==> flow/design.v <==
module Control(
    input  [5:0] opcode,
    output reg RegDst, Branch, MemRead, MemtoReg,
    output reg [1:0] ALUOp,
    output reg MemWrite, ALUSrc, RegWrite
);
    always @(*) begin
        case (opcode)
            6'b000000: begin  
                RegDst   = 1;
                ALUSrc   = 0;
                MemtoReg = 0;
                RegWrite = 1;
                MemRead  = 0;
                MemWrite = 0;
                Branch   = 0;
                ALUOp    = 2'b10;
            end
            6'b100011: begin  
                RegDst   = 0;
                ALUSrc   = 1;
                MemtoReg = 1;
                RegWrite = 1;
                MemRead  = 1;
                MemWrite = 0;
                Branch   = 0;
                ALUOp    = 2'b00;
            end
            6'b101011: begin  
                RegDst   = 0;
                ALUSrc   = 1;
                MemtoReg = 0;
                RegWrite = 0;
                MemRead  = 0;
                MemWrite = 1;
                Branch   = 0;
                ALUOp    = 2'b00;
            end
            6'b000100: begin  
                RegDst   = 0;
                ALUSrc   = 0;
                MemtoReg = 0;
                RegWrite = 0;
                MemRead  = 0;
                MemWrite = 0;
                Branch   = 1;
                ALUOp    = 2'b01;
            end
            default: begin
                RegDst   = 0;
                ALUSrc   = 0;
                MemtoReg = 0;
                RegWrite = 0;
                MemRead  = 0;
                MemWrite = 0;
                Branch   = 0;
                ALUOp    = 2'b00;
            end
        endcase
    end
endmodule
module ALUControl(
    input  [1:0] ALUOp,
    input  [5:0] funct,
    output reg [3:0] ALUControl
);
    always @(*) begin
        casex ({ALUOp, funct})
            8'b10_100000: ALUControl = 4'b0010;  
            8'b10_100010: ALUControl = 4'b0110;  
            8'b10_100100: ALUControl = 4'b0000;  
            8'b10_100101: ALUControl = 4'b0001;  
            8'b10_101010: ALUControl = 4'b0111;  
            8'b00_xxxxxx: ALUControl = 4'b0010;  
            8'b01_xxxxxx: ALUControl = 4'b0110;  
            default:      ALUControl = 4'b0000;
        endcase
    end
endmodule
module ALU(
    input  [31:0] A,
    input  [31:0] B,
    input  [3:0]  ALUControl,
    output reg [31:0] Result,
    output Zero
);
    assign Zero = (Result == 0);
    always @(*) begin
        case (ALUControl)
            4'b0010: Result = A + B;            
            4'b0110: Result = A - B;            
            4'b0000: Result = A & B;            
            4'b0001: Result = A | B;            
            4'b0111: Result = (A < B) ? 1 : 0;  
            default: Result = 0;
        endcase
    end
endmodule
`timescale 1ns / 1ps
module Get_Instruction(
    input  [31:0] instruction,
    output [5:0] opcode,
    output reg [4:0] rs,
    output reg [4:0] rt,
    output reg [4:0] rd,
    output reg [4:0] shamt,
    output reg [5:0] funct,
    output reg [15:0] immediate,
    output reg isRtype,
    output reg isItype
);
assign opcode = instruction[31:26];
always @(*) begin
    if (opcode == 6'b000000) begin 
        isRtype   = 1'b1;
        isItype   = 1'b0;
        rs        = instruction[25:21];
        rt        = instruction[20:16];
        rd        = instruction[15:11];
        shamt     = instruction[10:6];
        funct     = instruction[5:0];
        immediate = 16'b0;
    end else begin
        isRtype   = 1'b0;
        isItype   = 1'b1;
        rs        = instruction[25:21];
        rt        = instruction[20:16];
        immediate = instruction[15:0];
        rd        = 5'b0;
        shamt     = 5'b0;
        funct     = 6'b0;
    end
end
endmodule 
`timescale 1ns / 1ps
module getoperands(
    output [31:0] operand1,
    output [31:0] operand2,
    input  [4:0] rs,
    input  [4:0] rt,
    input  [4:0] rd,
    input  [31:0] write_data,
    input  RegDst,
    input  RegWrite,
    input  ALUSrc,           
    input  clk
);
    reg [31:0] registers [0:31];
    wire [4:0] write_reg = (RegDst == 1) ? rd : rt;
    assign operand1 = (rs == 5'd0) ? 32'd0 : registers[rs];
    assign operand2 = (ALUSrc == 1) ? 32'd0 : ((rt == 5'd0) ? 32'd0 : registers[rt]);
    always @(posedge clk) begin
        if (RegWrite && write_reg != 5'd0)
            registers[write_reg] <= write_data;
    end
endmodule
module branch_datapath (
    input  wire [31:0] PC,
    input  wire [31:0] reg1,
    input  wire [31:0] reg2,
    input  wire [15:0] imm,
    input  wire        Branch,
    output wire [31:0] nextPC,
    output wire        Zero,
    output wire        BranchTaken
);
    wire [31:0] PC_plus4;
    wire [31:0] imm_ext;
    wire [31:0] imm_shift;
    wire [31:0] branch_addr;
    wire [31:0] alu_result;
    assign PC_plus4   = PC + 32'd4;
    assign imm_ext    = {{16{imm[15]}}, imm};
    assign imm_shift  = imm_ext << 2;
    assign branch_addr = PC_plus4 + imm_shift;
    assign alu_result = reg1 - reg2;
    assign Zero       = (alu_result == 32'd0);
    assign BranchTaken = Branch & Zero;
    assign nextPC     = BranchTaken ? branch_addr : PC_plus4;
endmodule
module mips_core (
    input  wire        clk,
    input  wire        reset,
    output wire [31:0] imem_addr,
    input  wire [31:0] imem_data,
    output wire [31:0] dmem_addr,
    output wire [31:0] dmem_wdata,
    output wire        dmem_we,
    output wire        dmem_re,
    input  wire [31:0] dmem_rdata
);
    reg  [31:0] PC;
    wire [31:0] nextPC;
    wire [5:0]  opcode, funct;
    wire [4:0]  rs, rt, rd, shamt;
    wire [15:0] immediate;
    wire        isRtype, isItype;
    wire RegDst, Branch, MemRead, MemtoReg, MemWrite, ALUSrc, RegWrite;
    wire [1:0]  ALUOp;
    wire [3:0]  ALUCtl;
    wire [31:0] reg1, reg2, alu_b, alu_result, write_back;
    wire        alu_zero, br_zero, br_taken;
    always @(posedge clk or posedge reset) begin
        if (reset)
            PC <= 32'b0;
        else
            PC <= nextPC;
    end
    assign imem_addr = PC;
    Get_Instruction GI (
        .instruction(imem_data),
        .opcode(opcode),
        .rs(rs),
        .rt(rt),
        .rd(rd),
        .shamt(shamt),
        .funct(funct),
        .immediate(immediate),
        .isRtype(isRtype),
        .isItype(isItype)
    );
    Control CTRL (
        .opcode(opcode),
        .RegDst(RegDst),
        .Branch(Branch),
        .MemRead(MemRead),
        .MemtoReg(MemtoReg),
        .ALUOp(ALUOp),
        .MemWrite(MemWrite),
        .ALUSrc(ALUSrc),
        .RegWrite(RegWrite)
    );
    ALUControl ALUCTRL (
        .ALUOp(ALUOp),
        .funct(funct),
        .ALUControl(ALUCtl)
    );
    getoperands RF (
        .operand1(reg1),
        .operand2(reg2),
        .rs(rs),
        .rt(rt),
        .rd(rd),
        .write_data(write_back),
        .RegDst(RegDst),
        .RegWrite(RegWrite),
        .ALUSrc(1'b0),
        .clk(clk)
    );
    assign alu_b = ALUSrc ? {{16{immediate[15]}}, immediate} : reg2;
    ALU ALU0 (
        .A(reg1),
        .B(alu_b),
        .ALUControl(ALUCtl),
        .Result(alu_result),
        .Zero(alu_zero)
    );
    branch_datapath BD (
        .PC(PC),
        .reg1(reg1),
        .reg2(reg2),
        .imm(immediate),
        .Branch(Branch),
        .nextPC(nextPC),
        .Zero(br_zero),
        .BranchTaken(br_taken)
    );
    assign dmem_addr  = alu_result;
    assign dmem_wdata = reg2;
    assign dmem_we    = MemWrite;
    assign dmem_re    = MemRead;
    assign write_back = MemtoReg ? dmem_rdata : alu_result;
endmodule
Reports on mips_core
The steps from the RTL of mips_core to its reports follow in flow order.
Lines are those of the file above, counted from 1.
{"block": "inputs", "top_module": "mips_core", "clock": "clk", "lib": "sky130hd", "corner": "tt_025C_1v80"}

Word level
Source: Yosys, flattened and elaborated, memories not mapped. Widths are those after wreduce; folded enables and synchronous resets count as part of the registers. Registers that Yosys merges into a memory's read port (data or address) are not register bits. Print and check cells do not count. Equal cells are merged and count once.
Yosys's memory passes give these memory sizes; they may raise the number of words (mostly to a power of two), join words into wider ones and drop unused or constant bits.
{"block": "bits", "register_bits": 32, "ramBits": 1024, "n_memories": 1, "in_bits": 66, "out_inout_bits": 98, "word_cells": 57}
{"block": "classes", "addsub": 5, "n_cmp": 1, "n_eq": 12, "n_mux": 22, "logic": 3, "n_reduce_logical": 12}
{"block": "memory_table", "memory": "RF.registers", "words": 32, "width": 32, "rd": 2, "write_ports": 1, "line_no": 148, "rtl": "reg [31:0] registers [0:31];"}
{"block": "op_table", "cell": "32-bit two-way mux", "count": 6}
{"block": "op_table", "cell": "32-bit case mux with 5-bit select", "count": 1}
{"block": "op_table", "cell": "32-bit adder", "count": 2}
{"block": "op_table", "cell": "32-bit subtractor", "count": 2}
{"block": "op_table", "cell": "32-bit by 3-bit adder with 32-bit output with constant B", "count": 1}
{"block": "op_table", "cell": "32-bit less-than comparator", "count": 1}
{"block": "op_table", "cell": "32-bit AND", "count": 1}
{"block": "op_table", "cell": "32-bit OR", "count": 1}
{"block": "op_table", "cell": "32-bit zero test", "count": 1}
{"block": "op_table", "cell": "8-bit equality test with constant B", "count": 4}
{"block": "op_table", "cell": "16-bit two-way mux", "count": 1}
{"block": "op_table", "cell": "5-bit two-way mux", "count": 3}
{"block": "op_table", "cell": "6-bit equality test with constant B", "count": 2}
{"block": "op_table", "cell": "3-bit case mux with 4-bit select", "count": 1}
{"block": "op_table", "cell": "5-bit zero test", "count": 2}
{"block": "op_table", "cell": "2-bit OR reduction", "count": 4}
{"block": "op_table", "cell": "1-bit two-way mux", "count": 8}
{"block": "op_table", "cell": "3-bit equality test with constant B", "count": 2}
{"block": "op_table", "cell": "6-bit by 3-bit equality test with 1-bit output with constant B", "count": 1}
{"block": "op_table", "cell": "6-bit zero test", "count": 1}
{"block": "op_table", "cell": "6-bit two-way mux", "count": 1}
{"block": "op_table", "cell": "5-bit nonzero test", "count": 1}
{"block": "op_table", "cell": "4-bit zero test", "count": 1}
{"block": "op_table", "cell": "2-bit case mux with 2-bit select", "count": 1}
{"block": "op_table", "cell": "3-bit by 1-bit equality test with 1-bit output with constant B", "count": 1}
{"block": "op_table", "cell": "3-bit by 2-bit equality test with 1-bit output with constant B", "count": 1}
{"block": "op_table", "cell": "2-bit by 1-bit equality test with 1-bit output with constant B", "count": 1}
{"block": "op_table", "cell": "2-bit zero test", "count": 1}
Not listed: further kinds 2, cells in them 2.

Longest topological paths
Longest topological path by Yosys (ltp), each cell counted once; first at word level (registers and memories cut), then after technology mapping (sequential cells cut; the memories' decode and read muxes count).
{"block": "depth", "ltp_word": 9, "ABC_AREA": 0, "depth_mapped": 29, "depth_no_buf": 22}

Netlist
The flow's flattened synthesis, as Yosys stat reports it; memories are mapped. The netlist is that of the ABC_AREA named above (0 if unset); the other value can give another one.
{"block": "mapped", "cells": 3592, "yosys_area_um2": 57506.4, "sequential_area_um2": 31500.2, "flip_flops": 1054}
{"block": "by_type", "type": "sky130_fd_sc_hd__edfxtp_1", "count": 1024, "area_total_um2": 3.07E+04}
{"block": "by_type", "type": "sky130_fd_sc_hd__mux4_2", "count": 614, "area_total_um2": 1.38E+04}
{"block": "by_type", "type": "sky130_fd_sc_hd__ha_1", "count": 159, "area_total_um2": 1.99E+03}
{"block": "by_type", "type": "sky130_fd_sc_hd__dfrtp_1", "count": 30, "area_total_um2": 750.72}
{"block": "by_type", "type": "sky130_fd_sc_hd__a21oi_1", "count": 147, "area_total_um2": 735.706}
{"block": "by_type", "type": "sky130_fd_sc_hd__nor2_1", "count": 188, "area_total_um2": 705.677}
{"block": "by_type", "type": "sky130_fd_sc_hd__clkbuf_1", "count": 168, "area_total_um2": 630.605}
{"block": "by_type", "type": "sky130_fd_sc_hd__inv_1", "count": 157, "area_total_um2": 589.315}
{"block": "by_type", "type": "sky130_fd_sc_hd__nand2_1", "count": 154, "area_total_um2": 578.054}
{"block": "by_type", "type": "sky130_fd_sc_hd__a21o_1", "count": 75, "area_total_um2": 563.04}
{"block": "by_type", "type": "sky130_fd_sc_hd__mux2_2", "count": 49, "area_total_um2": 551.779}
{"block": "by_type", "type": "sky130_fd_sc_hd__nand2b_1", "count": 81, "area_total_um2": 506.736}
{"block": "by_type", "type": "sky130_fd_sc_hd__xnor2_1", "count": 55, "area_total_um2": 481.712}
{"block": "by_type", "type": "sky130_fd_sc_hd__o21ai_0", "count": 92, "area_total_um2": 460.442}
{"block": "by_type", "type": "sky130_fd_sc_hd__mux2i_1", "count": 40, "area_total_um2": 400.384}
{"block": "by_type", "type": "sky130_fd_sc_hd__nand3_1", "count": 65, "area_total_um2": 325.312}
{"block": "by_type", "type": "sky130_fd_sc_hd__o21bai_1", "count": 29, "area_total_um2": 217.709}
{"block": "by_type", "type": "sky130_fd_sc_hd__buf_1", "count": 48, "area_total_um2": 180.173}
Other cell types: 62; their cells: 417.
By module: a second synthesis without flattening, with its own total; a netlist apart from the flattened one above.
{"block": "unflattened", "hier_cells": 3997, "area_unflattened_um2": 60148.9}
Rows give one instance, submodules left out.
{"block": "by_module", "module": "getoperands", "instances": 1, "cells": 2283, "mod_area_um2": 47403.0, "mod_seq_area_um2": 30749.5}
{"block": "by_module", "module": "ALU", "instances": 1, "cells": 821, "mod_area_um2": 5387.7, "mod_seq_area_um2": 0.0}
{"block": "by_module", "module": "branch_datapath", "instances": 1, "cells": 704, "mod_area_um2": 4850.9, "mod_seq_area_um2": 0.0}
{"block": "by_module", "module": "mips_core", "instances": 1, "cells": 107, "mod_area_um2": 1901.8, "mod_seq_area_um2": 800.8}
{"block": "by_module", "module": "Get_Instruction", "instances": 1, "cells": 58, "mod_area_um2": 419.2, "mod_seq_area_um2": 0.0}
{"block": "by_module", "module": "Control", "instances": 1, "cells": 13, "mod_area_um2": 100.1, "mod_seq_area_um2": 0.0}
{"block": "by_module", "module": "ALUControl", "instances": 1, "cells": 11, "mod_area_um2": 86.3, "mod_seq_area_um2": 0.0}

Worst setup path after synthesis
Path of least setup slack by OpenSTA after synthesis, without wires, with an ideal clock, recovery checks aside; 20% of the period is set as input and as output delay. Where synthesis merged equal registers, the netlist keeps one of their names.
{"block": "synth_timing", "path_type": "input to output", "startpoint": "input port imem_data[16]", "endpoint": "output port dmem_addr[30]", "tclk_ns": 10.0, "output_delay_ns": 2.000, "launch_ns": 2.000, "arrival_ns": 8.474, "required_ns": 8.000, "setup_slack_ns": -0.474, "delay_ns": 6.474, "driving_pins": 28, "n_path_buf": 7, "synth_period_reached_ns": 10.474}
"delay_ns" is the arrival time less input delay plus setup time.
At an output port there is no setup time.
"driving_pins" counts driving pins, that of a launching flip-flop among them; a cell with two outputs on the path counts twice.
"synth_period_reached_ns" = period - worst setup slack (recovery checks aside). The figure is calculated, with input and output delays left at 20% of the set period.
The rows between start and end are the longest chain of elaborated cells between them; the timing report does not say that the signal goes this way. Where chains are equally long, one stands for them.
A line is the first line of the expression or statement that the cell stems from. Yosys adds cells for indexed reads and writes and turns some case tables into memories.
A memory read counts as a cell of the chain, while the word-level depth stops at memories.
{"block": "synth_between", "cell_sequence": "sky130_fd_sc_hd__buf_6 -> sky130_fd_sc_hd__buf_6 -> sky130_fd_sc_hd__buf_6 -> sky130_fd_sc_hd__buf_2 -> sky130_fd_sc_hd__buf_2 -> sky130_fd_sc_hd__buf_1 -> sky130_fd_sc_hd__buf_1 -> sky130_fd_sc_hd__mux4_2 -> sky130_fd_sc_hd__mux4_2 -> sky130_fd_sc_hd__mux2i_1 -> sky130_fd_sc_hd__nor2_1 -> sky130_fd_sc_hd__nand2_1 -> sky130_fd_sc_hd__nand2_1 -> sky130_fd_sc_hd__ha_1 -> sky130_fd_sc_hd__fa_1 -> sky130_fd_sc_hd__a21oi_1 -> sky130_fd_sc_hd__o21bai_1 -> sky130_fd_sc_hd__a21o_1 -> sky130_fd_sc_hd__a21o_1 -> sky130_fd_sc_hd__a21oi_1 -> sky130_fd_sc_hd__o21ai_0 -> sky130_fd_sc_hd__o221ai_1 -> sky130_fd_sc_hd__o21ai_0 -> sky130_fd_sc_hd__o21a_1 -> sky130_fd_sc_hd__a221o_1 -> sky130_fd_sc_hd__a21oi_1 -> sky130_fd_sc_hd__mux2i_1 -> sky130_fd_sc_hd__o21ai_0", "elab_chain_len": 5, "cells_between": 9, "cone_classes": "add/sub (2); mux (3); logic (2); reduce/logical (1); memory (1)"}
{"block": "synth_rtl", "element": "from (decl)", "line_no": 185, "rtl": "input  wire [31:0] imem_data,"}
{"block": "synth_rtl", "element": "memory 32 x 32 bit", "line_no": 148, "rtl": "reg [31:0] registers [0:31];"}
{"block": "synth_rtl", "element": "32-bit two-way mux", "line_no": 151, "rtl": "assign operand2 = (ALUSrc == 1) ? 32'd0 : ((rt == 5'd0) ? 32'd0 : registers[rt]);"}
{"block": "synth_rtl", "element": "32-bit two-way mux", "line_no": 250, "rtl": "assign alu_b = ALUSrc ? {{16{immediate[15]}}, immediate} : reg2;"}
{"block": "synth_rtl", "element": "32-bit subtractor", "line_no": 91, "rtl": "4'b0110: Result = A - B;"}
{"block": "synth_rtl", "element": "32-bit case mux with 5-bit select", "line_no": 89, "rtl": "case (ALUControl)"}
{"block": "synth_rtl", "element": "to (decl)", "line_no": 186, "rtl": "output wire [31:0] dmem_addr,"}

Timing after layout
From the final timing report of flow run B: the path of least setup slack in the routed layout; clock arrival at registers is part of the times.
{"block": "layout_timing", "path_type": "input to output", "startpoint": "input port imem_data[17]", "endpoint": "output port dmem_addr[27]", "tclk_ns": 10.0, "output_delay_ns": 2.00, "launch_ns": 2.00, "arrival_ns": 8.04, "required_ns": 8.00, "setup_slack_ns": -0.04, "driving_pins": 25, "n_path_buf": 11}
The rows between start and end are the longest chain of elaborated cells between them; the timing report does not say that the signal goes this way. Where chains are equally long, one stands for them.
A memory read counts as a cell of the chain, while the word-level depth stops at memories.
{"block": "layout_between", "cell_sequence": "sky130_fd_sc_hd__buf_8 -> sky130_fd_sc_hd__buf_4 -> sky130_fd_sc_hd__buf_12 -> sky130_fd_sc_hd__buf_12 -> sky130_fd_sc_hd__buf_8 -> sky130_fd_sc_hd__buf_4 -> sky130_fd_sc_hd__mux4_2 -> sky130_fd_sc_hd__mux4_2 -> sky130_fd_sc_hd__nand2b_1 -> sky130_fd_sc_hd__a21o_1 -> sky130_fd_sc_hd__o21ai_0 -> sky130_fd_sc_hd__ha_1 -> sky130_fd_sc_hd__buf_4 -> sky130_fd_sc_hd__nor4_1 -> sky130_fd_sc_hd__a311oi_2 -> sky130_fd_sc_hd__buf_4 -> sky130_fd_sc_hd__o21ai_1 -> sky130_fd_sc_hd__a21o_2 -> sky130_fd_sc_hd__buf_4 -> sky130_fd_sc_hd__buf_4 -> sky130_fd_sc_hd__a21oi_1 -> sky130_fd_sc_hd__nor4bb_1 -> sky130_fd_sc_hd__o21bai_1 -> sky130_fd_sc_hd__inv_1 -> sky130_fd_sc_hd__clkdlybuf4s50_1", "elab_chain_len": 5, "cells_between": 9, "cone_classes": "add/sub (2); mux (3); logic (2); reduce/logical (1); memory (1)"}
{"block": "layout_rtl", "element": "from (decl)", "line_no": 185, "rtl": "input  wire [31:0] imem_data,"}
{"block": "layout_rtl", "element": "memory 32 x 32 bit", "line_no": 148, "rtl": "reg [31:0] registers [0:31];"}
{"block": "layout_rtl", "element": "32-bit two-way mux", "line_no": 151, "rtl": "assign operand2 = (ALUSrc == 1) ? 32'd0 : ((rt == 5'd0) ? 32'd0 : registers[rt]);"}
{"block": "layout_rtl", "element": "32-bit two-way mux", "line_no": 250, "rtl": "assign alu_b = ALUSrc ? {{16{immediate[15]}}, immediate} : reg2;"}
{"block": "layout_rtl", "element": "32-bit subtractor", "line_no": 91, "rtl": "4'b0110: Result = A - B;"}
{"block": "layout_rtl", "element": "32-bit case mux with 5-bit select", "line_no": 89, "rtl": "case (ALUControl)"}
{"block": "layout_rtl", "element": "to (decl)", "line_no": 186, "rtl": "output wire [31:0] dmem_addr,"}

Hand-over note for mips_core

Below are 5 stored runs of the flow (Yosys, OpenROAD; platform sky130hd) on mips_core, each with its settings and what was measured, unordered. Constraints: input delay and output delay 20% of the set period each, output load 0.01 pF.
"clock_period_reached_ns" = clock period - worst setup slack. The figure is calculated, with input and output delays left at 20% of the set period.
"worst_path_time_ns": the worst setup path's part of the clock period (all of it between registers, 20% less for each end at a port) less its slack. A launch clock that arrives late makes it longer, a capture clock that arrives late makes it shorter.
"power.total_uw": no workload was simulated; the value follows from the tool's default switching activity.

{"run": "flow run A", "settings": { "ABC_AREA": 1, "CELL_PAD_IN_SITES_DETAIL_PLACEMENT": 2, "CORE_ASPECT_RATIO": 1.68, "CORE_MARGIN": 10, "CORE_UTILIZATION": 46, "CTS_CLUSTER_DIAMETER": 131, "MAX_ROUTING_LAYER": "met5", "MIN_ROUTING_LAYER": "met2", "PLACE_DENSITY_LB_ADDON": 0.21, "SLEW_MARGIN": 10, "TNS_END_PERCENT": 15, "period_ns": 10.0, "CAP_MARGIN": 20 }, "outcome": "incomplete, routing halted on GRT-0116"}
{"run": "flow run B", "settings": { "CORE_ASPECT_RATIO": 1.68, "MAX_ROUTING_LAYER": "met4", "MIN_ROUTING_LAYER": "met2", "TNS_END_PERCENT": 15, "period_ns": 10.0, "CAP_MARGIN": 20, "CORE_MARGIN": 2, "CORE_UTILIZATION": 40, "SLEW_MARGIN": 20 }, "results": { "worst_path_time_ns": 6.04, "worst_path_kind": "input to output", "hold_worst_slack_ns": 0.608, "power.total_uw": 12316, "design.die.area_um2": 146917.0, "layout_stdcell_area_um2": 67581.1, "fin_tns_ns": -0.070, "worstSetupSlack_ns": -0.036, "clock_period_reached_ns": 10.036, "post_synth_area_um2": 57506.4, "finish.utilization_pct": 47.3 }}
{"run": "flow run C", "settings": { "ABC_AREA": 0, "CAP_MARGIN": 15, "CELL_PAD_IN_SITES_DETAIL_PLACEMENT": 2, "CORE_ASPECT_RATIO": 1.68, "CORE_MARGIN": 10, "CORE_UTILIZATION": 46, "CTS_CLUSTER_DIAMETER": 44, "GPL_TIMING_DRIVEN": 0, "HOLD_SLACK_MARGIN": 0.02, "MAX_ROUTING_LAYER": "met4", "MIN_ROUTING_LAYER": "met2", "PLACE_DENSITY_LB_ADDON": 0.21, "SLEW_MARGIN": 40, "TNS_END_PERCENT": 15, "period_ns": 10.0 }, "outcome": "incomplete, routing halted on GRT-0116"}
{"run": "flow run D", "settings": { "CORE_ASPECT_RATIO": 1.68, "CORE_MARGIN": 10, "CTS_CLUSTER_DIAMETER": 131, "MAX_ROUTING_LAYER": "met4", "MIN_ROUTING_LAYER": "met2", "SLEW_MARGIN": 40, "TNS_END_PERCENT": 15, "period_ns": 10.0, "CAP_MARGIN": 20, "CORE_UTILIZATION": 40 }, "results": { "worst_path_time_ns": 5.96, "worst_path_kind": "input to output", "hold_worst_slack_ns": 0.646, "power.total_uw": 12257, "design.die.area_um2": 159845.0, "layout_stdcell_area_um2": 67577.3, "fin_tns_ns": 0.000, "worstSetupSlack_ns": 0.040, "clock_period_reached_ns": 9.960, "post_synth_area_um2": 57506.4, "finish.utilization_pct": 47.3 }}
{"run": "flow run E", "settings": { "CORE_UTILIZATION": 45, "PLACE_DENSITY": 0.6, "SETUP_SLACK_MARGIN": -0.25, "period_ns": 9.85, "CAP_MARGIN": 20, "CORE_MARGIN": 2, "SLEW_MARGIN": 20 }, "results": { "worst_path_time_ns": 5.98, "worst_path_kind": "input to output", "hold_worst_slack_ns": 0.596, "power.total_uw": 12561, "design.die.area_um2": 130668.0, "layout_stdcell_area_um2": 67387.1, "fin_tns_ns": -0.067, "worstSetupSlack_ns": -0.067, "clock_period_reached_ns": 9.917, "post_synth_area_um2": 57506.4, "finish.utilization_pct": 53.0 }}

End of note.
